==> flow/design.v <==
module alu_unit(
    input wire [3:0] alu_operand1,  
    input wire [3:0] alu_operand2,  
    input wire [2:0] alu_op,        
    output reg [3:0] alu_result,    
    output reg zero_flag,           
    output reg negative_flag,       
    output reg carry_flag,          
    output reg overflow_flag        
);
    always @(*) begin
        alu_result = 4'h0;
        zero_flag = 1'b0;
        negative_flag = 1'b0;
        carry_flag = 1'b0;
        overflow_flag = 1'b0;
        case (alu_op)
            3'b000: begin  
                alu_result = alu_operand1 + alu_operand2;
                carry_flag = (alu_operand1 + alu_operand2) > 4'b1111;  
                overflow_flag = ((!alu_operand1[3] && !alu_operand2[3] && alu_result[3]) || (alu_operand1[3] && alu_operand2[3] && !alu_result[3]));  
            end
            3'b001: begin  
                alu_result = alu_operand1 - alu_operand2;
                carry_flag = (alu_operand1 >= alu_operand2);  
                overflow_flag = ((alu_operand1[3] && !alu_operand2[3] && !alu_result[3]) || (!alu_operand1[3] && alu_operand2[3] && alu_result[3]));  
            end
            3'b010: begin  
                alu_result = alu_operand1 & alu_operand2;
            end
            3'b011: begin  
                alu_result = alu_operand1 | alu_operand2;
            end
            3'b100: begin  
                alu_result = alu_operand1 ^ alu_operand2;
            end
            3'b101: begin  
                alu_result = ($signed(alu_operand1) < $signed(alu_operand2)) ? 4'h1 : 4'h0;
            end
            default: begin
                alu_result = 4'h0;  
            end
        endcase
        if (alu_result == 4'h0)
            zero_flag = 1'b1;
        if (alu_result[3] == 1'b1)  
            negative_flag = 1'b1;
    end
endmodule
module archon_hazard_override_unit (
    input wire                 clk,  
    input wire                 rst_n,  
    input wire [7:0]           internal_entropy_score_val,  
    input wire [15:0]          chaos_score_val,             
    input wire                 anomaly_detected_val,        
    input wire [7:0]           branch_miss_rate_tracker,    
    input wire [7:0]           cache_miss_rate_tracker,     
    input wire [7:0]           exec_pressure_tracker,       
    input wire [1:0]           ml_predicted_action,  
    input wire [20:0]          scaled_flush_threshold,      
    input wire [20:0]          scaled_stall_threshold,      
    output reg                override_flush_sig,          
    output reg                override_stall_sig,          
    output reg [1:0]          hazard_detected_level        
);
    reg [3:0] W_entropy;  
    reg [3:0] W_chaos;  
    reg [3:0] W_branch;  
    reg [3:0] W_cache;  
    reg [3:0] W_exec;  
    wire [11:0] weighted_entropy_score;    
    wire [19:0] weighted_chaos_score;      
    wire [11:0] weighted_branch_miss_score;  
    wire [11:0] weighted_cache_miss_score;   
    wire [11:0] weighted_exec_pressure_score;  
    wire [20:0] total_combined_hazard_score;  
    always @(*) begin
        case (ml_predicted_action)
            2'b00: begin  
                W_entropy = 4'd8;    
                W_chaos   = 4'd7;
                W_branch  = 4'd5;    
                W_cache   = 4'd6;
                W_exec    = 4'd4;    
            end
            2'b01: begin  
                W_entropy = 4'd10;  
                W_chaos   = 4'd9;
                W_branch  = 4'd7;    
                W_cache   = 4'd8;
                W_exec    = 4'd3;    
            end
            2'b10: begin  
                W_entropy = 4'd12;  
                W_chaos   = 4'd11;
                W_branch  = 4'd9;    
                W_cache   = 4'd10;
                W_exec    = 4'd2;    
            end
            2'b11: begin  
                W_entropy = 4'd15;  
                W_chaos   = 4'd15;  
                W_branch  = 4'd13;  
                W_cache    = 4'd14;  
                W_exec    = 4'd1;    
            end
            default: begin  
                W_entropy = 4'd8; W_chaos = 4'd7; W_branch = 4'd5; W_cache = 4'd6; W_exec = 4'd4;
            end
        endcase
    end
    assign weighted_entropy_score   = internal_entropy_score_val * W_entropy;
    assign weighted_chaos_score     = chaos_score_val * W_chaos;
    assign weighted_branch_miss_score = branch_miss_rate_tracker * W_branch;
    assign weighted_cache_miss_score    = cache_miss_rate_tracker * W_cache;  
    assign weighted_exec_pressure_score = exec_pressure_tracker * W_exec;
    assign total_combined_hazard_score =
        weighted_entropy_score +
        weighted_chaos_score +
        weighted_branch_miss_score +
        weighted_cache_miss_score +
        weighted_exec_pressure_score;
    always @(*) begin
        override_flush_sig = 1'b0;  
        override_stall_sig = 1'b0;  
        hazard_detected_level = 2'b00;  
        if (anomaly_detected_val) begin
            override_flush_sig = 1'b1;
            hazard_detected_level = 2'b11;  
        end else begin
            if (total_combined_hazard_score > scaled_flush_threshold) begin
                override_flush_sig = 1'b1;
                hazard_detected_level = 2'b10;  
            end else if (total_combined_hazard_score > scaled_stall_threshold) begin
                override_stall_sig = 1'b1;
                hazard_detected_level = 2'b01;  
            end else begin
                override_flush_sig = 1'b0;
                override_stall_sig = 1'b0;
                hazard_detected_level = 2'b00;  
            end
        end
    end
endmodule
module branch_target_buffer(
    input wire clk,
    input wire reset,
    input wire [3:0] pc_in,              
    input wire [3:0] branch_resolved_pc,  
    input wire branch_resolved_pc_valid,  
    input wire [3:0] branch_resolved_target_pc,  
    input wire branch_resolved_taken,  
    output wire [3:0] predicted_next_pc,  
    output wire predicted_taken          
);
    reg [4:0] btb_table [0:15];  
    integer i;  
    assign predicted_next_pc = btb_table[pc_in][3:0];
    assign predicted_taken = btb_table[pc_in][4];
    always @(posedge clk or posedge reset) begin
        if (reset) begin
            for (i = 0; i < 16; i = i + 1) begin  
                btb_table[i] <= 5'b0_0000;
            end
        end else begin
            if (branch_resolved_pc_valid) begin
                btb_table[branch_resolved_pc] <= {branch_resolved_taken, branch_resolved_target_pc};
            end
        end
    end
endmodule
module chaos_detector(
    input wire clk,
    input wire reset,
    input wire branch_mispredicted,  
    input wire [3:0] mem_access_addr,  
    input wire [3:0] data_mem_read_data,  
    output reg [15:0] chaos_score_out  
);
    always @(posedge clk or posedge reset) begin
        if (reset) begin
            chaos_score_out <= 16'h0000;
        end else begin
            if (branch_mispredicted) begin
                chaos_score_out <= chaos_score_out + 16'h0100;  
            end
            if (mem_access_addr == 4'hF && data_mem_read_data == 4'h5) begin  
                chaos_score_out <= chaos_score_out + 16'h0050;
            end
            if (chaos_score_out > 16'h0000) begin
                chaos_score_out <= chaos_score_out - 16'h0001;
            end
        end
    end
endmodule
module data_mem(
    input wire clk,              
    input wire reset,            
    input wire mem_write_enable,  
    input wire mem_read_enable,   
    input wire [3:0] addr,        
    input wire [3:0] write_data,  
    output reg [3:0] read_data    
);
    reg [3:0] dmem [0:15];  
    integer i;  
    always @(posedge clk or posedge reset) begin
        if (reset) begin
            for (i = 0; i < 16; i = i + 1) begin
                dmem[i] <= 4'h0;
            end
        end else if (mem_write_enable) begin
            dmem[addr] <= write_data;
        end
    end
    always @(posedge clk or posedge reset) begin
        if (reset) begin
            read_data <= 4'h0;
        end else if (mem_read_enable) begin
            read_data <= dmem[addr];
        end
    end
endmodule
module entropy_trigger_decoder(
    input wire [7:0] entropy_in,     
    output reg [1:0] signal_class    
);
    parameter THRESHOLD_LOW_TO_MID = 8'd85;      
    parameter THRESHOLD_MID_TO_CRITICAL = 8'd170;  
    always @(*) begin
        if (entropy_in <= THRESHOLD_LOW_TO_MID) begin
            signal_class = 2'b00;  
        end else if (entropy_in <= THRESHOLD_MID_TO_CRITICAL) begin
            signal_class = 2'b01;  
        end else begin
            signal_class = 2'b10;  
        end
    end
endmodule
module fsm_entropy_overlay (
    input wire clk,
    input wire rst_n,  
    input wire [1:0] ml_predicted_action,     
    input wire [7:0] internal_entropy_score,  
    input wire internal_hazard_flag,          
    input wire [1:0] classified_entropy_level,  
    input wire [2:0] instr_type,              
    input wire analog_lock_override,          
    input wire analog_flush_override,         
    input wire quantum_override_signal,       
    input wire shock_detected_in,             
    input wire [1:0] mission_profile_in,        
    input wire override_authentication_valid_in,  
    input wire [7:0] entropy_threshold_fsm_in,  
    output reg [1:0] fsm_state,               
    output reg [7:0] entropy_log_out,         
    output reg [2:0] instr_type_log_out       
);
    localparam STATE_NORMAL    = 2'b00;  
    localparam STATE_STALL     = 2'b01;  
    localparam STATE_FLUSH     = 2'b10;  
    localparam STATE_LOCK      = 2'b11;  
    localparam ML_OK    = 2'b00;  
    localparam ML_STALL = 2'b01;  
    localparam ML_FLUSH = 2'b10;  
    localparam ML_LOCK  = 2'b11;  
    localparam ENTROPY_LOW      = 2'b00;  
    localparam ENTROPY_MID      = 2'b01;  
    localparam ENTROPY_CRITICAL = 2'b10;  
    localparam INSTR_TYPE_ALU    = 3'b000;  
    localparam INSTR_TYPE_LOAD   = 3'b001;  
    localparam INSTR_TYPE_STORE  = 3'b010;  
    localparam INSTR_TYPE_BRANCH = 3'b011;  
    localparam INSTR_TYPE_JUMP   = 3'b100;  
    localparam INSTR_TYPE_OTHER  = 3'b111;  
    localparam MISSION_NORMAL     = 2'b00;
    localparam MISSION_HIGH_THREAT= 2'b01;
    localparam MISSION_DIAGNOSTIC = 2'b10;
    reg [1:0] current_state, next_state;
    always @(posedge clk or negedge rst_n) begin
        if (!rst_n) begin
            current_state <= STATE_NORMAL;
            entropy_log_out <= 8'h00;
            instr_type_log_out <= INSTR_TYPE_OTHER;
        end else begin
            current_state <= next_state;
            entropy_log_out <= internal_entropy_score;
            instr_type_log_out <= instr_type;
        end
    end
    always @(*) begin
        next_state = current_state;
        if (quantum_override_signal) begin
            next_state = STATE_LOCK;
        end
        else if (override_authentication_valid_in && analog_lock_override) begin
            next_state = STATE_LOCK;
        end
        else if (override_authentication_valid_in && analog_flush_override) begin
            next_state = STATE_FLUSH;
        end
        else if (shock_detected_in) begin
            if (current_state == STATE_STALL || current_state == STATE_FLUSH) begin
                next_state = STATE_LOCK;
            end else begin  
                next_state = STATE_FLUSH;
            end
        end
        else begin
            case (current_state)
                STATE_NORMAL: begin
                    case (ml_predicted_action)
                        ML_STALL: next_state = STATE_STALL;
                        ML_FLUSH: next_state = STATE_FLUSH;
                        ML_LOCK:  next_state = STATE_LOCK;
                        default: begin  
                            if (internal_hazard_flag) begin
                                next_state = STATE_STALL;  
                            end
                            else if (classified_entropy_level == ENTROPY_CRITICAL) begin
                                if (mission_profile_in == MISSION_HIGH_THREAT) begin
                                    next_state = STATE_LOCK;  
                                end else begin
                                    next_state = STATE_FLUSH;
                                end
                            end
                            else if (internal_entropy_score > entropy_threshold_fsm_in) begin  
                                if (mission_profile_in == MISSION_HIGH_THREAT) begin
                                    next_state = STATE_FLUSH;  
                                end else begin
                                    next_state = STATE_STALL;  
                                end
                            end
                            else if (classified_entropy_level == ENTROPY_MID) begin
                                case (instr_type)
                                    INSTR_TYPE_BRANCH, INSTR_TYPE_JUMP: next_state = STATE_STALL;
                                    INSTR_TYPE_LOAD, INSTR_TYPE_STORE: begin
                                        if (mission_profile_in == MISSION_HIGH_THREAT) begin
                                            next_state = STATE_FLUSH;  
                                        end else begin
                                            next_state = STATE_STALL;
                                        end
                                    end
                                    default: next_state = STATE_NORMAL;  
                                endcase
                            end
                        end
                    endcase
                end
                STATE_STALL: begin
                    case (ml_predicted_action)
                        ML_FLUSH: next_state = STATE_FLUSH;
                        ML_LOCK:  next_state = STATE_LOCK;
                        default: begin  
                            if (ml_predicted_action == ML_OK &&
                                !internal_hazard_flag &&
                                classified_entropy_level == ENTROPY_LOW &&
                                internal_entropy_score <= entropy_threshold_fsm_in) begin
                                next_state = STATE_NORMAL;  
                            end
                        end
                    endcase
                end
                STATE_FLUSH: begin
                    case (ml_predicted_action)
                        ML_LOCK: next_state = STATE_LOCK;
                        default: begin  
                            if (ml_predicted_action == ML_OK &&
                                !internal_hazard_flag &&
                                classified_entropy_level == ENTROPY_LOW &&
                                internal_entropy_score <= entropy_threshold_fsm_in) begin
                                next_state = STATE_NORMAL;  
                            end
                            else if (ml_predicted_action == ML_STALL) begin
                                next_state = STATE_STALL;
                            end
                        end
                    endcase
                end
                STATE_LOCK: begin
                    if (!quantum_override_signal &&
                        !(override_authentication_valid_in && analog_lock_override) &&  
                        !shock_detected_in &&  
                        ml_predicted_action != ML_LOCK &&  
                        !internal_hazard_flag &&  
                        classified_entropy_level != ENTROPY_CRITICAL &&  
                        internal_entropy_score <= entropy_threshold_fsm_in) begin  
                        next_state = STATE_NORMAL;  
                    end else begin
                        next_state = STATE_LOCK;  
                    end
                end
                default:
                    next_state = STATE_NORMAL;  
            endcase
        end
    end
    always @(*) begin  
        fsm_state = current_state;
    end
endmodule
module instruction_ram(
    input wire clk,              
    input wire reset,            
    input wire [3:0] pc_in,      
    output wire [15:0] instr_opcode  
);
    reg [15:0] rom_data;
    always @(*) begin
        case (pc_in)
            4'd0: rom_data = 16'h1234;
            4'd1: rom_data = 16'h2452;
            4'd2: rom_data = 16'h3678;
            4'd3: rom_data = 16'h4891;
            4'd4: rom_data = 16'h5ABA;
            4'd5: rom_data = 16'h6CDE;
            4'd6: rom_data = 16'h7F01;
            4'd7: rom_data = 16'h8002;
            4'd8: rom_data = 16'h9123;
            default: rom_data = 16'h0000;
        endcase
    end
    assign instr_opcode = rom_data;
endmodule
module pattern_detector(
    input clk,
    input reset,
    input wire zero_flag_current,
    input wire negative_flag_current,
    input wire carry_flag_current,
    input wire overflow_flag_current,
    output wire anomaly_detected_out  
);
    parameter HISTORY_DEPTH = 3;  
    reg [HISTORY_DEPTH-1:0] zero_flag_history;
    reg [HISTORY_DEPTH-1:0] negative_flag_history;
    reg [HISTORY_DEPTH-1:0] carry_flag_history;
    reg [HISTORY_DEPTH-1:0] overflow_flag_history;
    always @(posedge clk or posedge reset) begin
        if (reset) begin
            zero_flag_history <= 'b0;
            negative_flag_history <= 'b0;
            carry_flag_history <= 'b0;
            overflow_flag_history <= 'b0;
        end else begin
            zero_flag_history <= {zero_flag_history[HISTORY_DEPTH-2:0], zero_flag_current};
            negative_flag_history <= {negative_flag_history[HISTORY_DEPTH-2:0], negative_flag_current};
            carry_flag_history <= {carry_flag_history[HISTORY_DEPTH-2:0], carry_flag_current};
            overflow_flag_history <= {overflow_flag_history[HISTORY_DEPTH-2:0], overflow_flag_current};
        end
    end
    wire pattern1_match;
    wire pattern2_match;
    assign pattern1_match = (!zero_flag_history[2]) && (negative_flag_history[1]) && (carry_flag_history[0]);
    assign pattern2_match = (carry_flag_history[2]) && (!overflow_flag_history[1]) && (!zero_flag_history[0]);
    assign anomaly_detected_out = pattern1_match || pattern2_match;
endmodule
module quantum_entropy_detector(
    input wire clk,
    input wire reset,
    input wire [3:0] instr_opcode,  
    input wire [3:0] alu_result,    
    input wire zero_flag,           
    output reg [7:0] entropy_score_out  
);
    always @(posedge clk or posedge reset) begin
        if (reset) begin
            entropy_score_out <= 8'h00;
        end else begin
            if (instr_opcode != 4'h9) begin  
                if (alu_result == 4'h0 && !zero_flag) begin  
                    entropy_score_out <= entropy_score_out + 8'h10;  
                end else if (entropy_score_out < 8'hFF) begin  
                    entropy_score_out <= entropy_score_out + 8'h01;
                end
            end else begin
                if (entropy_score_out > 8'h00)
                    entropy_score_out <= entropy_score_out - 8'h01;
            end
        end
    end
endmodule
module register_file(
    input wire clk,              
    input wire reset,            
    input wire regfile_write_enable,  
    input wire [2:0] write_addr,  
    input wire [3:0] write_data,  
    input wire [2:0] read_addr1,  
    input wire [2:0] read_addr2,  
    output wire [3:0] read_data1,  
    output wire [3:0] read_data2   
);
    reg [3:0] registers [0:7];
    integer i;  
    always @(posedge clk or posedge reset) begin
        if (reset) begin
            for (i = 0; i < 8; i = i + 1) begin  
                registers[i] <= 4'h0;
            end
        end else if (regfile_write_enable) begin
            if (write_addr != 3'b000) begin
                registers[write_addr] <= write_data;
            end
        end
    end
    assign read_data1 = (read_addr1 == 3'b000) ? 4'h0 : registers[read_addr1];  
    assign read_data2 = (read_addr2 == 3'b000) ? 4'h0 : registers[read_addr2];  
endmodule
module entropy_shock_filter (
    input wire clk,
    input wire reset,  
    input wire [7:0] analog_entropy_in,  
    output reg shock_detected
);
reg [7:0] prev_sample;  
reg [7:0] delta;        
parameter [7:0] THRESHOLD = 8'd20;  
always @(posedge clk or posedge reset) begin
    if (reset) begin
        prev_sample <= 8'd0;
        delta <= 8'd0;
        shock_detected <= 1'b0;
    end else begin
        if (analog_entropy_in > prev_sample) begin
            delta <= analog_entropy_in - prev_sample;
        end else begin
            delta <= prev_sample - analog_entropy_in;
        end
        prev_sample <= analog_entropy_in;
        if (delta > THRESHOLD) begin
            shock_detected <= 1'b1;
        end else begin
            shock_detected <= 1'b0;
        end
    end
end
endmodule
module trigger_authorizer (
    input wire clk,                   
    input wire rst_n,                 
    input wire [7:0] entropy_score,   
    input wire analog_spike_detected, 
    input wire ml_risk_flag,          
    input wire manual_lock,           
    output wire enable_fire            
);
    localparam [2:0]  
        IDLE            = 3'b000,  
        CHECK           = 3'b001,  
        READY_TO_FIRE   = 3'b010,  
        LOCKED          = 3'b011,  
        FORCED_ABORT    = 3'b100;  
    reg [2:0] current_state;  
    reg [2:0] next_state;     
    localparam ENTROPY_FIRE_THRESHOLD = 8'd100;  
    reg enable_fire_pulse_reg;
    always @(posedge clk or negedge rst_n) begin
        if (!rst_n) begin
            current_state <= IDLE;
            enable_fire_pulse_reg <= 1'b0;
        end else begin
            current_state <= next_state;
            if (next_state == READY_TO_FIRE && current_state != READY_TO_FIRE) begin
                enable_fire_pulse_reg <= 1'b1;  
            end else begin
                enable_fire_pulse_reg <= 1'b0;  
            end
        end
    end
    always @(*) begin
        next_state = current_state;
        if (manual_lock) begin
            next_state = LOCKED;  
        end
        else if (analog_spike_detected || ml_risk_flag || (entropy_score >= ENTROPY_FIRE_THRESHOLD)) begin
            next_state = FORCED_ABORT;  
        end
        else begin
            case (current_state)
                IDLE: begin
                    next_state = CHECK;
                end
                CHECK: begin
                    if (!analog_spike_detected && !ml_risk_flag && (entropy_score < ENTROPY_FIRE_THRESHOLD) && !manual_lock) begin
                        next_state = READY_TO_FIRE;  
                    end else begin
                        next_state = IDLE;
                    end
                end
                READY_TO_FIRE: begin
                    next_state = IDLE;
                end
                LOCKED: begin
                    next_state = LOCKED;  
                end
                FORCED_ABORT: begin
                    next_state = FORCED_ABORT;  
                end
                default: begin
                    next_state = IDLE;
                end
            endcase
        end
    end
    assign enable_fire = enable_fire_pulse_reg;
endmodule
module pipeline_cpu(
    input wire clk,
    input wire reset,  
    input wire [15:0] external_entropy_in,  
    input wire [7:0] analog_entropy_raw_in,  
    input wire [1:0] ml_predicted_action,  
    input wire ml_risk_flag_in,          
    input wire manual_lock_in,           
    input wire internal_hazard_flag_for_fsm,  
    input wire analog_lock_override_in,   
    input wire analog_flush_override_in,  
    input wire quantum_override_signal_in,  
    input wire [1:0] mission_profile_in,         
    input wire override_authentication_valid_in,  
    input wire [7:0] entropy_threshold_fsm_in,   
    output wire [3:0] debug_pc,          
    output wire [15:0] debug_instr,       
    output wire debug_stall,             
    output wire debug_flush,             
    output wire debug_lock,              
    output wire [7:0] debug_fsm_entropy_log,  
    output wire [2:0] debug_fsm_instr_type_log,  
    output wire debug_hazard_flag,       
    output wire [1:0] debug_fsm_state,   
    output wire debug_shock_detected,    
    output wire [1:0] debug_classified_entropy,  
    output wire enable_fire_pulse_out     
);
    wire rst_n = ~reset;
    reg [3:0] pc_reg;
    wire [15:0] if_instr;
    wire [3:0] if_pc_plus_1;
    reg [3:0] next_pc;
    reg [3:0] if_id_pc_plus_1_reg;
    reg [15:0] if_id_instr_reg;
    wire [3:0] id_pc_plus_1;
    wire [15:0] id_instr;
    wire [3:0] id_operand1;
    wire [3:0] id_operand2;
    wire [2:0] id_rs1_addr;
    wire [2:0] id_rs2_addr;
    wire [2:0] id_rd_addr;
    reg [2:0] id_alu_op;
    wire [3:0] id_immediate;
    wire id_reg_write_enable;
    wire id_mem_read_enable;
    wire id_mem_write_enable;
    wire id_is_branch_inst;
    wire id_is_jump_inst;
    wire [3:0] id_branch_target;
    reg [2:0] instr_type_to_fsm_comb;
    reg [2:0] instr_type_to_fsm_reg;     
    wire [3:0] ex_opcode_from_ex_stage;  
    reg [3:0] id_ex_pc_plus_1_reg;
    reg [3:0] id_ex_operand1_reg;
    reg [3:0] id_ex_operand2_reg;
    reg [2:0] id_ex_rd_addr_reg;
    reg [2:0] id_ex_alu_op_reg;
    reg id_ex_reg_write_enable_reg;
    reg id_ex_mem_read_enable_reg;
    reg id_ex_mem_write_enable_reg;
    reg id_ex_is_branch_inst_reg;
    reg id_ex_is_jump_inst_reg;
    reg [3:0] id_ex_branch_target_reg;
    reg [15:0] id_ex_instr_reg;
    reg [3:0] id_ex_branch_pc_reg;
    wire [3:0] ex_alu_operand1;
    wire [3:0] ex_alu_operand2;
    wire [3:0] ex_alu_result;
    wire ex_zero_flag;
    wire ex_negative_flag;
    wire ex_carry_flag;
    wire ex_overflow_flag;
    wire [2:0] ex_rd_addr;
    wire ex_reg_write_enable;
    wire ex_mem_read_enable;
    wire ex_mem_write_enable;
    wire ex_is_branch_inst;
    wire ex_is_jump_inst;
    wire [3:0] ex_branch_target;
    wire [3:0] ex_branch_pc;
    reg [3:0] ex_mem_alu_result_reg;
    reg [3:0] ex_mem_mem_write_data_reg;
    reg [2:0] ex_mem_rd_addr_reg;
    reg ex_mem_reg_write_enable_reg;
    reg ex_mem_mem_read_enable_reg;
    reg ex_mem_mem_write_enable_reg;
    reg ex_mem_zero_flag_reg;
    reg ex_mem_is_branch_inst_reg;
    reg ex_mem_is_jump_inst_reg;
    reg [3:0] ex_mem_pc_plus_1_reg;
    reg [3:0] ex_mem_branch_target_reg;
    reg [3:0] ex_mem_branch_pc_reg;
    wire [3:0] mem_read_data;
    wire [3:0] mem_alu_result;
    wire [2:0] mem_rd_addr;
    wire mem_reg_write_enable;
    wire mem_mem_read_enable;
    wire mem_mem_write_enable;
    wire [3:0] mem_mem_addr;
    wire branch_actual_taken;
    wire branch_mispredicted_local;
    reg branch_mispredicted;
    wire [3:0] branch_resolved_pc;
    wire [3:0] branch_resolved_target_pc;
    reg [3:0] mem_wb_write_data_reg;
    reg [2:0] mem_wb_rd_addr_reg;
    reg mem_wb_reg_write_enable_reg;
    wire [3:0] wb_write_data;
    wire [2:0] wb_rd_addr;
    wire wb_reg_write_enable;
    wire pipeline_stall;
    wire pipeline_flush;
    reg [7:0] exec_pressure_counter;
    reg [7:0] cache_miss_rate_dummy;  
    wire aho_override_flush_req;
    wire aho_override_stall_req;
    wire [1:0] aho_hazard_level;
    wire new_fsm_internal_hazard_flag;
    wire [1:0] new_fsm_control_signal;
    wire [7:0] new_fsm_entropy_log;
    wire [2:0] new_fsm_instr_type_log;
    wire shock_detected_internal;  
    localparam AHO_SCALED_FLUSH_THRESH = 21'd1000000;  
    localparam AHO_SCALED_STALL_THRESH = 21'd500000;   
    wire [1:0] classified_entropy_level_wire;  
    wire [7:0] debug_branch_miss_rate;
    reg [7:0] branch_miss_rate_counter;
    wire pd_anomaly_detected_out;
    wire pd_reset;  
    wire trigger_enable_fire_internal;
    instruction_ram i_imem (
        .clk(clk),
        .reset(reset),
        .pc_in(pc_reg),
        .instr_opcode(if_instr)
    );
    register_file i_regfile (
        .clk(clk),
        .reset(reset),
        .regfile_write_enable(wb_reg_write_enable),
        .write_addr(wb_rd_addr),
        .write_data(wb_write_data),
        .read_addr1(id_rs1_addr),
        .read_addr2(id_rs2_addr),
        .read_data1(id_operand1),
        .read_data2(id_operand2)
    );
    alu_unit i_alu (
        .alu_operand1(ex_alu_operand1),
        .alu_operand2(ex_alu_operand2),
        .alu_op(id_ex_alu_op_reg),
        .alu_result(ex_alu_result),
        .zero_flag(ex_zero_flag),
        .negative_flag(ex_negative_flag),
        .carry_flag(ex_carry_flag),
        .overflow_flag(ex_overflow_flag)
    );
    data_mem i_dmem (
        .clk(clk),
        .reset(reset),
        .mem_write_enable(mem_mem_write_enable),
        .mem_read_enable(mem_mem_read_enable),
        .addr(mem_mem_addr),
        .write_data(ex_mem_mem_write_data_reg),
        .read_data(mem_read_data)
    );
    wire [3:0] if_btb_predicted_next_pc;
    wire if_btb_predicted_taken;
    branch_target_buffer i_btb (
        .clk(clk),
        .reset(reset),
        .pc_in(pc_reg),
        .branch_resolved_pc(branch_resolved_pc),
        .branch_resolved_pc_valid(ex_mem_is_branch_inst_reg || ex_mem_is_jump_inst_reg),
        .branch_resolved_target_pc(branch_resolved_target_pc),
        .branch_resolved_taken(branch_actual_taken),
        .predicted_next_pc(if_btb_predicted_next_pc),
        .predicted_taken(if_btb_predicted_taken)
    );
    wire [3:0] qed_instr_opcode_input;
    assign qed_instr_opcode_input = id_ex_instr_reg[15:12];
    wire qed_reset = reset;
    wire [7:0] qed_entropy_score_out;  
    quantum_entropy_detector i_qed (
        .clk(clk),
        .reset(qed_reset),
        .instr_opcode(qed_instr_opcode_input),
        .alu_result(ex_alu_result),
        .zero_flag(ex_zero_flag),
        .entropy_score_out(qed_entropy_score_out)
    );
    wire cd_reset = reset;
    wire [15:0] cd_chaos_score_out;
    chaos_detector i_chaos_detector (
        .clk(clk),
        .reset(cd_reset),
        .branch_mispredicted(branch_mispredicted),
        .mem_access_addr(mem_mem_addr),
        .data_mem_read_data(mem_read_data),
        .chaos_score_out(cd_chaos_score_out)
    );
    assign pd_reset = reset;  
    pattern_detector i_pattern_detector (
        .clk(clk),
        .reset(pd_reset),
        .zero_flag_current(ex_zero_flag),
        .negative_flag_current(ex_negative_flag),
        .carry_flag_current(ex_carry_flag),
        .overflow_flag_current(ex_overflow_flag),
        .anomaly_detected_out(pd_anomaly_detected_out)
    );
    entropy_shock_filter u_entropy_shock_filter (
        .clk(clk),
        .reset(reset),
        .analog_entropy_in(analog_entropy_raw_in),
        .shock_detected(shock_detected_internal)  
    );
    always @(posedge clk or posedge reset) begin
        if (reset) begin
            branch_miss_rate_counter <= 8'h0;
        end else begin
            if (~pipeline_stall && ~pipeline_flush) begin
                if (branch_mispredicted) begin
                    if (branch_miss_rate_counter < 8'hFF) begin
                        branch_miss_rate_counter <= branch_miss_rate_counter + 8'h1;
                    end
                end else begin  
                    if (branch_miss_rate_counter > 8'h0) begin
                        branch_miss_rate_counter <= branch_miss_rate_counter - 8'h1;
                    end
                end  
            end
        end
    end
    assign debug_branch_miss_rate = branch_miss_rate_counter;
    archon_hazard_override_unit i_aho (
        .clk(clk),
        .rst_n(rst_n),
        .internal_entropy_score_val(qed_entropy_score_out),
        .chaos_score_val(cd_chaos_score_out),
        .anomaly_detected_val(pd_anomaly_detected_out),
        .branch_miss_rate_tracker(debug_branch_miss_rate),
        .cache_miss_rate_tracker(cache_miss_rate_dummy),
        .exec_pressure_tracker(exec_pressure_counter),
        .ml_predicted_action(ml_predicted_action),  
        .scaled_flush_threshold(AHO_SCALED_FLUSH_THRESH),
        .scaled_stall_threshold(AHO_SCALED_STALL_THRESH),
        .override_flush_sig(aho_override_flush_req),
        .override_stall_sig(aho_override_stall_req),
        .hazard_detected_level(aho_hazard_level)
    );
    entropy_trigger_decoder i_entropy_decoder (
        .entropy_in(analog_entropy_raw_in),  
        .signal_class(classified_entropy_level_wire)
    );
    assign ex_opcode_from_ex_stage = id_ex_instr_reg[15:12];
    always @(*) begin
        case (ex_opcode_from_ex_stage)
            4'h1, 4'h2, 4'h3, 4'h6: instr_type_to_fsm_comb = 3'b000;  
            4'h4:                   instr_type_to_fsm_comb = 3'b001;  
            4'h5:                   instr_type_to_fsm_comb = 3'b010;  
            4'h7:                   instr_type_to_fsm_comb = 3'b011;  
            4'h8:                   instr_type_to_fsm_comb = 3'b100;  
            default:                instr_type_to_fsm_comb = 3'b111;  
        endcase
    end
    always @(posedge clk or posedge reset) begin
        if (reset) begin
            instr_type_to_fsm_reg <= 3'b111;  
        end else begin
            if (~pipeline_stall && ~pipeline_flush) begin
                instr_type_to_fsm_reg <= instr_type_to_fsm_comb;
            end
        end
    end
    assign new_fsm_internal_hazard_flag = aho_override_flush_req || aho_override_stall_req || internal_hazard_flag_for_fsm;
    fsm_entropy_overlay i_entropy_fsm (
        .clk(clk),
        .rst_n(rst_n),
        .ml_predicted_action(ml_predicted_action),  
        .internal_entropy_score(qed_entropy_score_out),
        .internal_hazard_flag(new_fsm_internal_hazard_flag),
        .classified_entropy_level(classified_entropy_level_wire),
        .instr_type(instr_type_to_fsm_reg),
        .analog_lock_override(analog_lock_override_in),
        .analog_flush_override(analog_flush_override_in),
        .quantum_override_signal(quantum_override_signal_in),
        .shock_detected_in(shock_detected_internal),  
        .mission_profile_in(mission_profile_in),
        .override_authentication_valid_in(override_authentication_valid_in),
        .entropy_threshold_fsm_in(entropy_threshold_fsm_in),
        .fsm_state(new_fsm_control_signal),
        .entropy_log_out(new_fsm_entropy_log),
        .instr_type_log_out(new_fsm_instr_type_log)
    );
    trigger_authorizer i_trigger_authorizer (
        .clk(clk),
        .rst_n(rst_n),
        .entropy_score(qed_entropy_score_out),  
        .analog_spike_detected(shock_detected_internal),  
        .ml_risk_flag(ml_risk_flag_in),          
        .manual_lock(manual_lock_in),            
        .enable_fire(trigger_enable_fire_internal)  
    );
    assign enable_fire_pulse_out = trigger_enable_fire_internal;
    wire entropy_ctrl_stall;
    wire entropy_ctrl_flush;
    assign entropy_ctrl_stall = 1'b0;
    assign entropy_ctrl_flush = 1'b0;
    assign pipeline_flush = (new_fsm_control_signal == 2'b10) ||  
                            (new_fsm_control_signal == 2'b11) ||  
                            entropy_ctrl_flush;                    
    assign pipeline_stall = (new_fsm_control_signal == 2'b01) ||  
                            (new_fsm_control_signal == 2'b11) ||  
                            entropy_ctrl_stall;                    
    always @(posedge clk or posedge reset) begin
        if (reset) begin
            exec_pressure_counter <= 8'h0;
            cache_miss_rate_dummy <= 8'h0;
        end else begin
            if (pipeline_flush) begin
                exec_pressure_counter <= 8'h0;
                cache_miss_rate_dummy <= 8'h0;
            end else if (~pipeline_stall) begin
                if (id_ex_instr_reg[15:12] != 4'h9) begin  
                    if (exec_pressure_counter < 8'hFF) begin
                        exec_pressure_counter <= exec_pressure_counter + 8'h1;
                    end
                end else begin  
                    if (exec_pressure_counter > 8'h0) begin
                        exec_pressure_counter <= exec_pressure_counter - 8'h1;
                    end
                end  
                if (cache_miss_rate_dummy < 8'hFF && (exec_pressure_counter % 5 == 0)) begin
                    cache_miss_rate_dummy <= cache_miss_rate_dummy + 8'h1;
                end else if (cache_miss_rate_dummy > 8'h0 && (exec_pressure_counter % 7 == 0)) begin
                    cache_miss_rate_dummy <= cache_miss_rate_dummy - 8'h1;
                end
            end
        end
    end
    assign if_pc_plus_1 = pc_reg + 4'b0001;
    always @(posedge clk or posedge reset) begin
        if (reset) begin
            pc_reg <= 4'h0;
        end else begin
            if (pipeline_flush) begin
                pc_reg <= 4'h0;
            end else if (pipeline_stall) begin
                pc_reg <= pc_reg;
            end else begin  
                pc_reg <= next_pc;
            end  
        end
    end
    always @(*) begin
        next_pc = if_pc_plus_1;
        if (ex_mem_is_jump_inst_reg) begin
            next_pc = ex_mem_branch_target_reg;
        end else if (ex_mem_is_branch_inst_reg) begin
            if (branch_actual_taken) begin
                next_pc = ex_mem_branch_target_reg;
            end else begin  
                next_pc = ex_mem_pc_plus_1_reg;
            end  
        end else if (if_btb_predicted_taken) begin
            next_pc = if_btb_predicted_next_pc;
        end
    end
    always @(posedge clk or posedge reset) begin
        if (reset) begin
            if_id_pc_plus_1_reg <= 4'h0;
            if_id_instr_reg <= 16'h0000;
        end else begin
            if (~pipeline_flush && ~pipeline_stall) begin
                if_id_pc_plus_1_reg <= if_pc_plus_1;
                if_id_instr_reg <= if_instr;
            end
        end
    end
    assign id_pc_plus_1 = if_id_pc_plus_1_reg;
    assign id_instr = if_id_instr_reg;
    wire [3:0] id_opcode = id_instr[15:12];
    assign id_rd_addr = id_instr[11:9];
    assign id_rs1_addr = id_instr[8:6];
    assign id_rs2_addr = id_instr[5:3];
    assign id_immediate = {1'b0, id_instr[2:0]};
    assign id_reg_write_enable = (id_opcode == 4'h1 || id_opcode == 4'h2 || id_opcode == 4'h3 ||
                                  id_opcode == 4'h4 || id_opcode == 4'h6 || id_opcode == 4'h0);
    assign id_mem_read_enable  = (id_opcode == 4'h4);
    assign id_mem_write_enable = (id_opcode == 4'h5);
    assign id_is_branch_inst   = (id_opcode == 4'h7);
    assign id_is_jump_inst     = (id_opcode == 4'h8);
    assign id_branch_target     = id_instr[3:0];
    always @(*) begin
        case (id_opcode)
            4'h1: id_alu_op = 3'b000;  
            4'h2: id_alu_op = 3'b000;  
            4'h3: id_alu_op = 3'b001;  
            4'h4: id_alu_op = 3'b000;  
            4'h5: id_alu_op = 3'b000;  
            4'h6: id_alu_op = 3'b100;  
            4'h7: id_alu_op = 3'b001;  
            default: id_alu_op = 3'b000;  
        endcase
    end
    wire ex_mem_writes_to_rs1_id = ex_mem_reg_write_enable_reg && (ex_mem_rd_addr_reg == id_rs1_addr);
    wire ex_mem_writes_to_rs2_id = ex_mem_reg_write_enable_reg && (ex_mem_rd_addr_reg == id_rs2_addr);
    wire mem_wb_writes_to_rs1_id = mem_wb_reg_write_enable_reg && (mem_wb_rd_addr_reg == id_rs1_addr);
    wire mem_wb_writes_to_rs2_id = mem_wb_reg_write_enable_reg && (mem_wb_rd_addr_reg == id_rs2_addr);
    wire [3:0] forward_operand1 = (ex_mem_writes_to_rs1_id && (id_rs1_addr != 3'b000)) ? ex_mem_alu_result_reg :
                                  (mem_wb_writes_to_rs1_id && (id_rs1_addr != 3'b000)) ? mem_wb_write_data_reg :
                                  id_operand1;
    wire [3:0] forward_operand2 = (ex_mem_writes_to_rs2_id && (id_rs2_addr != 3'b000)) ? ex_mem_alu_result_reg :
                                  (mem_wb_writes_to_rs2_id && (id_rs2_addr != 3'b000)) ? mem_wb_write_data_reg :
                                  id_operand2;
    always @(posedge clk or posedge reset) begin
        if (reset) begin
            id_ex_pc_plus_1_reg <= 4'h0;
            id_ex_operand1_reg <= 4'h0;
            id_ex_operand2_reg <= 4'h0;
            id_ex_rd_addr_reg <= 3'h0;
            id_ex_alu_op_reg <= 3'h0;
            id_ex_reg_write_enable_reg <= 1'b0;
            id_ex_mem_read_enable_reg <= 1'b0;
            id_ex_mem_write_enable_reg <= 1'b0;
            id_ex_is_branch_inst_reg <= 1'b0;
            id_ex_is_jump_inst_reg <= 1'b0;
            id_ex_branch_target_reg <= 4'h0;
            id_ex_instr_reg <= 16'h0000;
            id_ex_branch_pc_reg <= 4'h0;
        end else begin
            if (~pipeline_flush && ~pipeline_stall) begin
                id_ex_pc_plus_1_reg <= id_pc_plus_1;
                id_ex_operand1_reg <= forward_operand1;
                id_ex_operand2_reg <= (id_opcode == 4'h2 || id_opcode == 4'h4 || id_opcode == 4'h5) ? id_immediate : forward_operand2;
                id_ex_rd_addr_reg <= id_rd_addr;
                id_ex_alu_op_reg <= id_alu_op;
                id_ex_reg_write_enable_reg <= id_reg_write_enable;
                id_ex_mem_read_enable_reg <= id_mem_read_enable;
                id_ex_mem_write_enable_reg <= id_mem_write_enable;
                id_ex_is_branch_inst_reg <= id_is_branch_inst;
                id_ex_is_jump_inst_reg <= id_is_jump_inst;
                id_ex_branch_target_reg <= id_branch_target;
                id_ex_instr_reg <= id_instr;
                id_ex_branch_pc_reg <= id_pc_plus_1 - 4'h1;
            end
        end
    end
    assign ex_alu_operand1 = id_ex_operand1_reg;
    assign ex_alu_operand2 = id_ex_operand2_reg;
    assign ex_rd_addr = id_ex_rd_addr_reg;
    assign ex_reg_write_enable = id_ex_reg_write_enable_reg;
    assign ex_mem_read_enable = id_ex_mem_read_enable_reg;
    assign ex_mem_write_enable = id_ex_mem_write_enable_reg;
    assign ex_is_branch_inst = id_ex_is_branch_inst_reg;
    assign ex_is_jump_inst = id_ex_is_jump_inst_reg;
    assign ex_branch_target = id_ex_branch_target_reg;
    assign ex_branch_pc = id_ex_branch_pc_reg;
    wire [3:0] actual_branch_target_calc;
    assign actual_branch_target_calc = ex_branch_pc + ex_branch_target;
    always @(posedge clk or posedge reset) begin
        if (reset) begin
            ex_mem_alu_result_reg       <= 4'h0;
            ex_mem_mem_write_data_reg   <= 4'h0;
            ex_mem_rd_addr_reg          <= 3'h0;
            ex_mem_reg_write_enable_reg <= 1'b0;
            ex_mem_mem_read_enable_reg  <= 1'b0;
            ex_mem_mem_write_enable_reg <= 1'b0;
            ex_mem_zero_flag_reg        <= 1'b0;
            ex_mem_is_branch_inst_reg   <= 1'b0;
            ex_mem_is_jump_inst_reg     <= 1'b0;
            ex_mem_pc_plus_1_reg        <= 4'h0;
            ex_mem_branch_target_reg    <= 4'h0;
            ex_mem_branch_pc_reg        <= 4'h0;
        end else begin
            if (~pipeline_flush && ~pipeline_stall) begin
                ex_mem_alu_result_reg       <= ex_alu_result;
                ex_mem_mem_write_data_reg   <= ex_alu_operand2;
                ex_mem_rd_addr_reg          <= ex_rd_addr;
                ex_mem_reg_write_enable_reg <= ex_reg_write_enable;
                ex_mem_mem_read_enable_reg  <= ex_mem_read_enable;
                ex_mem_mem_write_enable_reg <= ex_mem_write_enable;
                ex_mem_zero_flag_reg        <= ex_zero_flag;
                ex_mem_is_branch_inst_reg   <= ex_is_branch_inst;
                ex_mem_is_jump_inst_reg     <= ex_is_jump_inst;
                ex_mem_pc_plus_1_reg        <= id_ex_pc_plus_1_reg;
                ex_mem_branch_target_reg    <= actual_branch_target_calc;
                ex_mem_branch_pc_reg        <= ex_branch_pc;
            end
        end
    end
    assign mem_alu_result = ex_mem_alu_result_reg;
    assign mem_rd_addr = ex_mem_rd_addr_reg;
    assign mem_reg_write_enable = ex_mem_reg_write_enable_reg;
    assign mem_mem_read_enable = ex_mem_mem_read_enable_reg;
    assign mem_mem_write_enable = ex_mem_mem_write_enable_reg;
    assign mem_mem_addr = ex_mem_alu_result_reg;
    assign branch_actual_taken = ex_mem_is_branch_inst_reg && ex_mem_zero_flag_reg;
    assign branch_resolved_pc = ex_mem_branch_pc_reg;
    assign branch_resolved_target_pc = ex_mem_branch_target_reg;
    assign branch_mispredicted_local =
        (ex_mem_is_branch_inst_reg || ex_mem_is_jump_inst_reg) ?
            (ex_mem_is_branch_inst_reg ?
                ((if_btb_predicted_taken != branch_actual_taken) ||
                 (branch_actual_taken && (if_btb_predicted_next_pc != branch_resolved_target_pc))) :
                (ex_mem_is_jump_inst_reg && (if_btb_predicted_next_pc != branch_resolved_target_pc))) : 1'b0;
    always @(posedge clk or posedge reset) begin
        if (reset) begin
            branch_mispredicted <= 1'b0;
        end else begin
            if (~pipeline_stall && ~pipeline_flush) begin
                branch_mispredicted <= branch_mispredicted_local;
            end
        end
    end
    always @(posedge clk or posedge reset) begin
        if (reset) begin
            mem_wb_write_data_reg <= 4'h0;
            mem_wb_rd_addr_reg <= 3'h0;
            mem_wb_reg_write_enable_reg <= 1'b0;
        end else begin
            if (~pipeline_flush && ~pipeline_stall) begin
                if (mem_mem_read_enable) begin
                    mem_wb_write_data_reg <= mem_read_data;
                end else begin  
                    mem_wb_write_data_reg <= mem_alu_result;
                end  
                mem_wb_rd_addr_reg <= mem_rd_addr;
                mem_wb_reg_write_enable_reg <= mem_reg_write_enable;
            end
        end
    end
    assign wb_write_data = mem_wb_write_data_reg;
    assign wb_rd_addr = mem_wb_rd_addr_reg;
    assign wb_reg_write_enable = mem_wb_reg_write_enable_reg;
    assign debug_pc = pc_reg;
    assign debug_instr = if_instr;
    assign debug_stall = pipeline_stall;
    assign debug_flush = pipeline_flush;
    assign debug_lock = (new_fsm_control_signal == 2'b11);
    assign debug_fsm_entropy_log = new_fsm_entropy_log;
    assign debug_fsm_instr_type_log = new_fsm_instr_type_log;
    assign debug_hazard_flag = new_fsm_internal_hazard_flag;
    assign debug_fsm_state = new_fsm_control_signal;
    assign debug_shock_detected = shock_detected_internal;
    assign debug_classified_entropy = classified_entropy_level_wire;
endmodule
module archon_top (
    input wire clk,
    input wire reset,  
    input wire [15:0] external_entropy_in,  
    input wire [7:0] analog_entropy_raw,    
    input wire [1:0] ml_predicted_action,  
    input wire ml_risk_flag_top,           
    input wire manual_lock_top,            
    input wire analog_lock_override,
    input wire analog_flush_override,
    input wire quantum_override_signal,  
    input wire [1:0] mission_profile,          
    input wire override_authentication_valid,  
    input wire [7:0] entropy_threshold_fsm,    
    output wire [3:0] cpu_debug_pc,
    output wire [15:0] cpu_debug_instr,
    output wire cpu_debug_stall,
    output wire cpu_debug_flush,
    output wire cpu_debug_lock,
    output wire [7:0] cpu_debug_fsm_entropy_log,
    output wire [2:0] cpu_debug_fsm_instr_type_log,
    output wire cpu_debug_hazard_flag,
    output wire [1:0] cpu_debug_fsm_state,
    output wire cpu_debug_shock_detected,
    output wire [1:0] cpu_debug_classified_entropy,
    output wire system_enable_fire_pulse  
);
    wire archon_top_internal_hazard_to_cpu = 1'b0;  
    pipeline_cpu u_pipeline_cpu (
        .clk(clk),
        .reset(reset),
        .external_entropy_in(external_entropy_in),
        .analog_entropy_raw_in(analog_entropy_raw),
        .ml_predicted_action(ml_predicted_action),  
        .ml_risk_flag_in(ml_risk_flag_top),
        .manual_lock_in(manual_lock_top),
        .internal_hazard_flag_for_fsm(archon_top_internal_hazard_to_cpu),
        .analog_lock_override_in(analog_lock_override),
        .analog_flush_override_in(analog_flush_override),
        .quantum_override_signal_in(quantum_override_signal),
        .mission_profile_in(mission_profile),
        .override_authentication_valid_in(override_authentication_valid),
        .entropy_threshold_fsm_in(entropy_threshold_fsm),
        .debug_pc(cpu_debug_pc),
        .debug_instr(cpu_debug_instr),
        .debug_stall(cpu_debug_stall),
        .debug_flush(cpu_debug_flush),
        .debug_lock(cpu_debug_lock),
        .debug_fsm_entropy_log(cpu_debug_fsm_entropy_log),
        .debug_fsm_instr_type_log(cpu_debug_fsm_instr_type_log),
        .debug_hazard_flag(cpu_debug_hazard_flag),
        .debug_fsm_state(cpu_debug_fsm_state),
        .debug_shock_detected(cpu_debug_shock_detected),
        .debug_classified_entropy(cpu_debug_classified_entropy),
        .enable_fire_pulse_out(system_enable_fire_pulse)
    );
endmodule
--- tool output ---
### Reports on archon_top

Module archon_top before and after one edit of its RTL, step after step.
"unedited" refers to lines of the RTL above, "edited" to lines of the edited file.
"difference" is "edited" less "unedited", of the values as shown; "rel. change" is that difference over "unedited", in percent.
Library cell names are shortened.
A cell with - has no value.

| inputs | value |
|---|---|
| design top | archon_top |
| clock port | clk |
| library | sky130hd |
| corner | tt_025C_1v80 |

### Diff

Unified diff, file above to edited file.
A script made this edit; it was not meant as an optimisation.

```diff
@@ -830,5 +830,5 @@
             if (~pipeline_stall && ~pipeline_flush) begin
                 if (branch_mispredicted) begin
-                    if (branch_miss_rate_counter < 8'hFF) begin
+                    begin
                         branch_miss_rate_counter <= branch_miss_rate_counter + 8'h1;
                     end
```

### After elaboration

Source: Yosys, flattened and elaborated. Widths are those after wreduce. Registers that Yosys merges into a memory's read port (data or address) are not register bits. Print and check cells do not count. Equal cells are merged and count once.
Memory sizes are those after Yosys's memory passes, which may raise the word count (mostly to a power of two), join words into wider ones and drop unused or constant bits.

Bit counts:

| what | unedited | edited | difference | rel. change (%) |
|---|---|---|---|---|
| register bits | 377 | 377 | 0 | 0.00 |
| memory bits (read-only) | 304 | 304 | 0 | 0.00 |
| clocked read ports x word width | 3 | 3 | 0 | 0.00 |
| memories | 2 | 2 | 0 | 0.00 |
| input port bits | 44 | 44 | 0 | 0.00 |
| output and inout port bits | 41 | 41 | 0 | 0.00 |
| cells after elaboration | 491 | 488 | -3 | -0.61 |

Memory list:

| what | unedited | edited |
|---|---|---|
| shape (words x width / read and write ports) | 16 x 16 bit 1R0W; 16 x 3 bit 1R0W | 16 x 16 bit 1R0W; 16 x 3 bit 1R0W |

Operators by class:

| what | unedited | edited | difference | rel. change (%) |
|---|---|---|---|---|
| add/sub/neg operators | 23 | 23 | 0 | 0.00 |
| multipliers | 5 | 5 | 0 | 0.00 |
| div/mod/pow operators | 2 | 2 | 0 | 0.00 |
| magnitude comparators | 22 | 21 | -1 | -4.55 |
| equal/unequal tests | 114 | 113 | -1 | -0.88 |
| multiplexer cells | 85 | 84 | -1 | -1.18 |
| bitwise logic cells | 5 | 5 | 0 | 0.00 |
| reductions and logical operators | 144 | 144 | 0 | 0.00 |

Operator list:

| cell | unedited | edited | difference | rel. change (%) |
|---|---|---|---|---|
| 2-bit AND reduction | 34 | 35 | +1 | +2.94 |
| 8-bit 2-to-1 mux | 17 | 16 | -1 | -5.88 |
| 3-bit AND reduction | 10 | 9 | -1 | -10.00 |
| 8-bit < comparator (second input constant) | 4 | 3 | -1 | -25.00 |
| 2-bit inequality test (second input constant) | 3 | 2 | -1 | -33.33 |
| 1-bit logical AND | 43 | 43 | 0 | 0.00 |
| 4-bit == test (second input constant) | 25 | 25 | 0 | 0.00 |
| 1-bit logical OR | 18 | 18 | 0 | 0.00 |
| 4-bit by 3-bit == test with 1-bit output (second input constant) | 17 | 17 | 0 | 0.00 |
| 2-bit 2-to-1 mux | 17 | 17 | 0 | 0.00 |
| 3-bit == test (second input constant) | 16 | 16 | 0 | 0.00 |
| 1-bit logical NOT | 14 | 14 | 0 | 0.00 |
| 1-bit 2-to-1 mux | 14 | 14 | 0 | 0.00 |
| 4-bit 2-to-1 mux | 14 | 14 | 0 | 0.00 |
| 3-bit by 2-bit == test with 1-bit output (second input constant) | 12 | 12 | 0 | 0.00 |
| 4-bit by 2-bit == test with 1-bit output (second input constant) | 8 | 8 | 0 | 0.00 |
| 3-bit by 1-bit == test with 1-bit output (second input constant) | 6 | 6 | 0 | 0.00 |
| 3-bit nonzero test | 6 | 6 | 0 | 0.00 |
| 2-bit == test (second input constant) | 5 | 5 | 0 | 0.00 |
| 4-bit logical NOT | 5 | 5 | 0 | 0.00 |
| 4-bit parallel mux with 4-bit select | 5 | 5 | 0 | 0.00 |
| 8-bit by 1-bit adder with 8-bit output (second input constant) | 4 | 4 | 0 | 0.00 |
| 2-bit by 1-bit == test with 1-bit output (second input constant) | 4 | 4 | 0 | 0.00 |
| 3-bit == test | 4 | 4 | 0 | 0.00 |
| 4-bit by 1-bit == test with 1-bit output (second input constant) | 4 | 4 | 0 | 0.00 |
| 8-bit by 1-bit > comparator with 1-bit output (second input constant) | 4 | 4 | 0 | 0.00 |
| 3-bit logical NOT | 4 | 4 | 0 | 0.00 |
| 8-bit by 4-bit multiplier with 12-bit output | 4 | 4 | 0 | 0.00 |

The list need not be complete.

### Longest topological paths

Yosys ltp: most cells in a row. Word level: on the elaborated netlist, between registers, memories and ports. Mapped: between sequential cells and ports; inverters and the memories' decode and read muxes count.

Depth:

| what | unedited | edited | difference | rel. change (%) |
|---|---|---|---|---|
| word-level depth | 23 | 23 | 0 | 0.00 |
| ABC_AREA | 0 | 0 | - | - |
| mapped depth | 35 | 33 | -2 | -5.71 |
| gate-level depth less buffers | 31 | 30 | -1 | -3.23 |

### Mapped cells and area

The flow's flattened synthesis, as Yosys stat reports it; memories are mapped. The netlist is that of the ABC_AREA named above (0 if unset); the other value can give another one.

Synthesis totals:

| what | unedited | edited | difference | rel. change (%) |
|---|---|---|---|---|
| cells in the netlist | 2799 | 2796 | -3 | -0.11 |
| chip area (Yosys) (µm²) | 27679.0 | 28004.4 | +325.4 | +1.18 |
| sequential area (µm²) | 9168.8 | 9168.8 | 0.0 | 0.00 |
| mapped flip-flops | 366 | 366 | 0 | 0.00 |
| buffer cells | 133 | 135 | +2 | +1.50 |

Cell types:

| cell | unedited | edited | difference | rel. change (%) |
|---|---|---|---|---|
| inv_1 | 282 | 260 | -22 | -7.80 |
| mux2_2 | 225 | 244 | +19 | +8.44 |
| xnor2_1 | 58 | 69 | +11 | +18.97 |
| o21ai_0 | 137 | 127 | -10 | -7.30 |
| nor2_1 | 173 | 164 | -9 | -5.20 |
| buf_1 | 13 | 22 | +9 | +69.23 |
| nand2_1 | 165 | 173 | +8 | +4.85 |
| o31ai_1 | 9 | 17 | +8 | +88.89 |
| o211ai_1 | 27 | 20 | -7 | -25.93 |
| o221ai_1 | 17 | 10 | -7 | -41.18 |
| a211oi_1 | 13 | 20 | +7 | +53.85 |
| nor4_1 | 13 | 20 | +7 | +53.85 |
| and3_1 | 11 | 4 | -7 | -63.64 |
| a31oi_1 | 25 | 19 | -6 | -24.00 |
| o22ai_1 | 25 | 19 | -6 | -24.00 |
| nand3_1 | 50 | 45 | -5 | -10.00 |
| mux2i_1 | 45 | 40 | -5 | -11.11 |
| o21a_1 | 18 | 13 | -5 | -27.78 |

The list need not be complete.
The figures by module come from a second, unflattened synthesis with its own total; it is not the netlist above.

Second synthesis, totals:

| what | unedited | edited | difference | rel. change (%) |
|---|---|---|---|---|
| cells (unflattened synthesis) | 3187 | 3118 | -69 | -2.17 |
| area total of the unflattened synthesis (µm²) | 30434.2 | 29927.5 | -506.7 | -1.66 |

Each row is one instance without its submodules.

Modules, unedited:

| module | instances | cells | area (µm²) | seq. area (µm²) |
|---|---|---|---|---|
| pipeline_cpu | 1 | 1021 | 8516.9 | 3081.7 |
| archon_hazard_override_unit | 1 | 866 | 7578.5 | 0.0 |
| (name not given) | 1 | 329 | 3993.8 | 2001.9 |
| data_mem | 1 | 255 | 3231.8 | 1701.6 |
| register_file | 1 | 146 | 1645.3 | 700.7 |
| entropy_shock_filter | 1 | 109 | 1122.3 | 425.4 |
| fsm_entropy_overlay | 1 | 104 | 1007.2 | 329.1 |
| chaos_detector | 1 | 91 | 978.4 | 400.4 |
| quantum_entropy_detector | 1 | 81 | 719.4 | 200.2 |
| alu_unit | 1 | 89 | 674.4 | 0.0 |
| instruction_ram | 1 | 50 | 351.6 | 0.0 |
| pattern_detector | 1 | 14 | 270.3 | 250.2 |
| trigger_authorizer | 1 | 19 | 264.0 | 151.4 |
| entropy_trigger_decoder | 1 | 12 | 76.3 | 0.0 |
| archon_top | 1 | 1 | 3.8 | 0.0 |

Modules, edited:

| module | instances | cells | area (µm²) | seq. area (µm²) |
|---|---|---|---|---|
| pipeline_cpu | 1 | 952 | 8010.2 | 3081.7 |
| archon_hazard_override_unit | 1 | 866 | 7578.5 | 0.0 |
| (name not given) | 1 | 329 | 3993.8 | 2001.9 |
| data_mem | 1 | 255 | 3231.8 | 1701.6 |
| register_file | 1 | 146 | 1645.3 | 700.7 |
| entropy_shock_filter | 1 | 109 | 1122.3 | 425.4 |
| fsm_entropy_overlay | 1 | 104 | 1007.2 | 329.1 |
| chaos_detector | 1 | 91 | 978.4 | 400.4 |
| quantum_entropy_detector | 1 | 81 | 719.4 | 200.2 |
| alu_unit | 1 | 89 | 674.4 | 0.0 |
| instruction_ram | 1 | 50 | 351.6 | 0.0 |
| pattern_detector | 1 | 14 | 270.3 | 250.2 |
| trigger_authorizer | 1 | 19 | 264.0 | 151.4 |
| entropy_trigger_decoder | 1 | 12 | 76.3 | 0.0 |
| archon_top | 1 | 1 | 3.8 | 0.0 |

### Worst setup path after synthesis

Source: OpenSTA report_checks on the synthesized netlist (no wires, ideal clock, input and output delay 20% of the period each), path of least setup slack; recovery checks are left aside. Register names are those of the netlist, which keeps one name where synthesis merged equal registers.

Path post-synthesis:

| what | unedited | edited | difference | rel. change (%) |
|---|---|---|---|---|
| path kind | input port to output port | input port to output port | - | - |
| start | input port ml_predicted_action[0] | input port ml_predicted_action[0] | - | - |
| end | output port cpu_debug_hazard_flag | output port cpu_debug_hazard_flag | - | - |
| period (ns) | 20.0 | 20.0 | 0.0 | 0.00 |
| input delay (ns) | 4.000 | 4.000 | 0.000 | 0.00 |
| output delay (ns) | 4.000 | 4.000 | 0.000 | 0.00 |
| time at the first pin (ns) | 4.000 | 4.000 | 0.000 | 0.00 |
| data arrival time (ns) | 11.586 | 11.223 | -0.363 | -3.13 |
| required time (ns) | 16.000 | 16.000 | 0.000 | 0.00 |
| setup slack (ns) | 4.414 | 4.777 | +0.363 | - |
| path delay (ns) | 7.586 | 7.223 | -0.363 | -4.79 |
| driving pins on the path | 26 | 27 | +1 | +3.85 |
| buffers on the path | 3 | 3 | 0 | 0.00 |
| synthesis period reached (ns) | 15.586 | 15.223 | -0.363 | -2.33 |

"path delay" = arrival - input delay + setup time.
A path that ends at an output port has no setup time.
"driving pins on the path" counts driving pins, that of a launching flip-flop among them; a cell with two outputs on the path counts twice.
"synthesis period reached" is the clock period less the worst setup slack; recovery checks do not enter. This is arithmetic on one report: input and output delays are still those of the set period (20% each).
Between the ends stands the longest chain of elaborated cells between them, by number of cells; it is not shown to be the way that was timed. Of several equally long chains one is given.
A line is the first line of the expression or statement that the cell stems from. Yosys adds cells for indexed reads and writes and turns some case tables into memories.

| between the ends, post-synthesis, unedited | value |
|---|---|
| cells stage by stage | clkbuf_1 > clkinv_1 > ha_1 > clkbuf_1 > or2_2 > clkbuf_1 > nand2_1 > fa_1 > fa_1 > fa_1 > inv_1 > fa_1 > fa_1 > fa_1 > inv_1 > fa_1 > inv_1 > ha_1 > a21o_1 > a211oi_2 > o21a_1 > xnor2_1 > or4_1 > o41a_1 > a41oi_2 > inv_1 |
| length of the longest elaborated chain | 12 |
| elaborated cells between the ends (all ways) | 26 |
| classes of those cells | add/sub (4); mul (5); compare (2); eq/ne (3); mux (10); reduce/logical (2) |

Ends and longest elaborated chain, post-synthesis, unedited:

| what | RTL line | source |
|---|---|---|
| start, declared | 1162 | `input wire [1:0] ml_predicted_action,` |
| 2-bit == test | 78 | `case (ml_predicted_action)` |
| 4-bit parallel mux with 4-bit select | 78 |  |
| 8-bit by 4-bit multiplier with 12-bit output | 112 |  |
| 12-bit by 20-bit adder with 21-bit output | 118 |  |
| 21-bit by 12-bit adder with 21-bit output x3 | 118 |  |
| 21-bit by 19-bit > comparator with 1-bit output | 134 |  |
| 1-bit 2-to-1 mux | 134 |  |
| 1-bit 2-to-1 mux | 131 |  |
| 1-bit 2-to-1 mux | 127 | `if (anomaly_detected_val) begin` |
| 1-bit logical OR | 884 | `assign new_fsm_internal_hazard_flag = aho_override_flush_req \|\| aho_override_stall_req \|\| internal_hazard_flag ...` |
| end, declared | 1178 | `output wire cpu_debug_hazard_flag,` |

| between the ends, post-synthesis, edited | value |
|---|---|
| cells stage by stage | clkbuf_1 > clkinv_1 > ha_1 > clkbuf_1 > or2_0 > clkbuf_1 > nand2_1 > fa_1 > fa_1 > fa_1 > inv_1 > fa_1 > fa_1 > fa_1 > inv_1 > fa_1 > inv_1 > ha_1 > a21o_1 > a21o_1 > a21oi_1 > o31ai_1 > a211oi_1 > o221ai_1 > o31a_1 > o2111ai_1 > nand4_1 |
| length of the longest elaborated chain | 12 |
| elaborated cells between the ends (all ways) | 26 |
| classes of those cells | add/sub (4); mul (5); compare (2); eq/ne (3); mux (10); reduce/logical (2) |

Ends and longest elaborated chain, post-synthesis, edited:

| what | RTL line | source |
|---|---|---|
| start, declared | 1162 | `input wire [1:0] ml_predicted_action,` |
| 2-bit == test | 78 | `case (ml_predicted_action)` |
| 4-bit parallel mux with 4-bit select | 78 |  |
| 8-bit by 4-bit multiplier with 12-bit output | 112 |  |
| 12-bit by 20-bit adder with 21-bit output | 118 |  |
| 21-bit by 12-bit adder with 21-bit output x3 | 118 |  |
| 21-bit by 19-bit > comparator with 1-bit output | 134 |  |
| 1-bit 2-to-1 mux | 134 |  |
| 1-bit 2-to-1 mux | 131 |  |
| 1-bit 2-to-1 mux | 127 | `if (anomaly_detected_val) begin` |
| 1-bit logical OR | 884 | `assign new_fsm_internal_hazard_flag = aho_override_flush_req \|\| aho_override_stall_req \|\| internal_hazard_flag ...` |
| end, declared | 1178 | `output wire cpu_debug_hazard_flag,` |

### Path in the finished layout

From the final timing report of the runs of pair 1: the path of least setup slack in the routed layout; clock arrival at registers is part of the times.

Path after layout:

| what | unedited | edited | difference | rel. change (%) |
|---|---|---|---|---|
| path kind | input port to output port | input port to output port | - | - |
| start | input port ml_predicted_action[0] | input port ml_predicted_action[0] | - | - |
| end | output port cpu_debug_hazard_flag | output port cpu_debug_hazard_flag | - | - |
| period (ns) | 17.8 | 17.8 | 0.0 | 0.00 |
| input delay (ns) | 3.56 | 3.56 | 0.00 | 0.00 |
| output delay (ns) | 3.56 | 3.56 | 0.00 | 0.00 |
| time at the first pin (ns) | 3.56 | 3.56 | 0.00 | 0.00 |
| data arrival time (ns) | 12.74 | 12.62 | -0.12 | -0.94 |
| required time (ns) | 14.24 | 14.24 | 0.00 | 0.00 |
| setup slack (ns) | 1.50 | 1.62 | +0.12 | - |
| driving pins on the path | 24 | 27 | +3 | +12.50 |
| buffers on the path | 4 | 3 | -1 | -25.00 |

Between the ends stands the longest chain of elaborated cells between them, by number of cells; it is not shown to be the way that was timed. Of several equally long chains one is given.

| between the ends, after layout, unedited | value |
|---|---|
| cells stage by stage | clkdlybuf4s50_1 > buf_4 > clkinv_1 > ha_1 > buf_4 > nand2b_1 > fa_1 > inv_1 > fa_1 > fa_1 > fa_1 > fa_1 > fa_1 > fa_1 > ha_1 > or3_1 > a211oi_2 > o21a_1 > xnor2_1 > or4_1 > o41a_1 > a41oi_2 > inv_1 > clkdlybuf4s50_1 |
| length of the longest elaborated chain | 12 |
| elaborated cells between the ends (all ways) | 26 |
| classes of those cells | add/sub (4); mul (5); compare (2); eq/ne (3); mux (10); reduce/logical (2) |

Ends and longest elaborated chain, after layout, unedited:

| what | RTL line | source |
|---|---|---|
| start, declared | 1162 | `input wire [1:0] ml_predicted_action,` |
| 2-bit == test | 78 | `case (ml_predicted_action)` |
| 4-bit parallel mux with 4-bit select | 78 |  |
| 8-bit by 4-bit multiplier with 12-bit output | 112 |  |
| 12-bit by 20-bit adder with 21-bit output | 118 |  |
| 21-bit by 12-bit adder with 21-bit output x3 | 118 |  |
| 21-bit by 19-bit > comparator with 1-bit output | 134 |  |
| 1-bit 2-to-1 mux | 134 |  |
| 1-bit 2-to-1 mux | 131 |  |
| 1-bit 2-to-1 mux | 127 | `if (anomaly_detected_val) begin` |
| 1-bit logical OR | 884 | `assign new_fsm_internal_hazard_flag = aho_override_flush_req \|\| aho_override_stall_req \|\| internal_hazard_flag ...` |
| end, declared | 1178 | `output wire cpu_debug_hazard_flag,` |

| between the ends, after layout, edited | value |
|---|---|
| cells stage by stage | clkdlybuf4s50_1 > buf_4 > clkinv_1 > ha_1 > or2_0 > nand2_1 > fa_1 > fa_1 > fa_1 > inv_1 > fa_1 > fa_1 > fa_1 > inv_1 > fa_1 > inv_1 > ha_1 > a21o_1 > a21o_1 > a21oi_1 > o311ai_0 > a31o_2 > a21oi_1 > xnor2_1 > o2111ai_1 > nand4_1 > clkdlybuf4s50_1 |
| length of the longest elaborated chain | 12 |
| elaborated cells between the ends (all ways) | 26 |
| classes of those cells | add/sub (4); mul (5); compare (2); eq/ne (3); mux (10); reduce/logical (2) |

Ends and longest elaborated chain, after layout, edited:

| what | RTL line | source |
|---|---|---|
| start, declared | 1162 | `input wire [1:0] ml_predicted_action,` |
| 2-bit == test | 78 | `case (ml_predicted_action)` |
| 4-bit parallel mux with 4-bit select | 78 |  |
| 8-bit by 4-bit multiplier with 12-bit output | 112 |  |
| 12-bit by 20-bit adder with 21-bit output | 118 |  |
| 21-bit by 12-bit adder with 21-bit output x3 | 118 |  |
| 21-bit by 19-bit > comparator with 1-bit output | 134 |  |
| 1-bit 2-to-1 mux | 134 |  |
| 1-bit 2-to-1 mux | 131 |  |
| 1-bit 2-to-1 mux | 127 | `if (anomaly_detected_val) begin` |
| 1-bit logical OR | 884 | `assign new_fsm_internal_hazard_flag = aho_override_flush_req \|\| aho_override_stall_req \|\| internal_hazard_flag ...` |
| end, declared | 1178 | `output wire cpu_debug_hazard_flag,` |

### Measured runs

Runs of the flow (Yosys, OpenROAD) on both versions; the two runs of a pair have the same settings. The constraints put input and output delay at 20% of the set period each and load the outputs with 0.01 pF.

| settings, pair 1 | value |
|---|---|
| CORE_UTILIZATION | 40 |
| period_ns | 17.8 |
| CAP_MARGIN | 20 |
| CORE_MARGIN | 2 |
| SLEW_MARGIN | 20 |

Results, pair 1:

| what | unedited | edited | difference | rel. change (%) |
|---|---|---|---|---|
| synthesis area (µm²) | 27679.0 | 28004.4 | +325.4 | +1.18 |
| area of the die (µm²) | 71318.4 | 72143.3 | +824.9 | +1.16 |
| standard-cell area after layout (µm²) | 30729.5 | 31202.4 | +472.9 | +1.54 |
| utilization in the final report (%) | 44.8 | 44.8 | 0.0 | - |
| setup slack of the critical path (ns) | 1.496 | 1.622 | +0.126 | - |
| setup TNS (ns) | 0.000 | 0.000 | 0.000 | - |
| worst-case hold slack (ns) | 0.348 | 0.345 | -0.003 | - |
| power (mW) | 2.456 | 2.967 | +0.511 | +20.81 |
| clock period achieved (ns) | 16.304 | 16.178 | -0.126 | -0.77 |

| settings, pair 2 | value |
|---|---|
| CAP_MARGIN | 0 |
| CELL_PAD_IN_SITES_DETAIL_PLACEMENT | 1 |
| CORE_UTILIZATION | 23 |
| GPL_ROUTABILITY_DRIVEN | 1 |
| GPL_TIMING_DRIVEN | 0 |
| HOLD_SLACK_MARGIN | -0.07 |
| PLACE_DENSITY | 0.73 |
| SETUP_SLACK_MARGIN | 1.88 |
| SLEW_MARGIN | 40 |
| period_ns | 14.9 |
| CORE_MARGIN | 2 |

Results, pair 2:

| what | unedited | edited | difference | rel. change (%) |
|---|---|---|---|---|
| synthesis area (µm²) | 27679.0 | 28004.4 | +325.4 | +1.18 |
| area of the die (µm²) | 123134.0 | 124567.0 | +1433.0 | +1.16 |
| standard-cell area after layout (µm²) | 32897.8 | 33559.7 | +661.9 | +2.01 |
| utilization in the final report (%) | 27.5 | 27.7 | +0.2 | - |
| setup slack of the critical path (ns) | 1.607 | 1.717 | +0.110 | - |
| setup TNS (ns) | 0.000 | 0.000 | 0.000 | - |
| worst-case hold slack (ns) | 0.346 | 0.348 | +0.002 | - |
| power (mW) | 3.210 | 3.888 | +0.678 | +21.12 |
| clock period achieved (ns) | 13.293 | 13.183 | -0.110 | -0.83 |

"clock period achieved" = clock period - worst setup slack. The figure is calculated, with input and output delays left at 20% of the set period.
By "power" is meant OpenSTA's value without simulated activity: inputs other than the clock are taken to toggle once in ten clock periods, and the tool carries that through the logic.
--- end ---
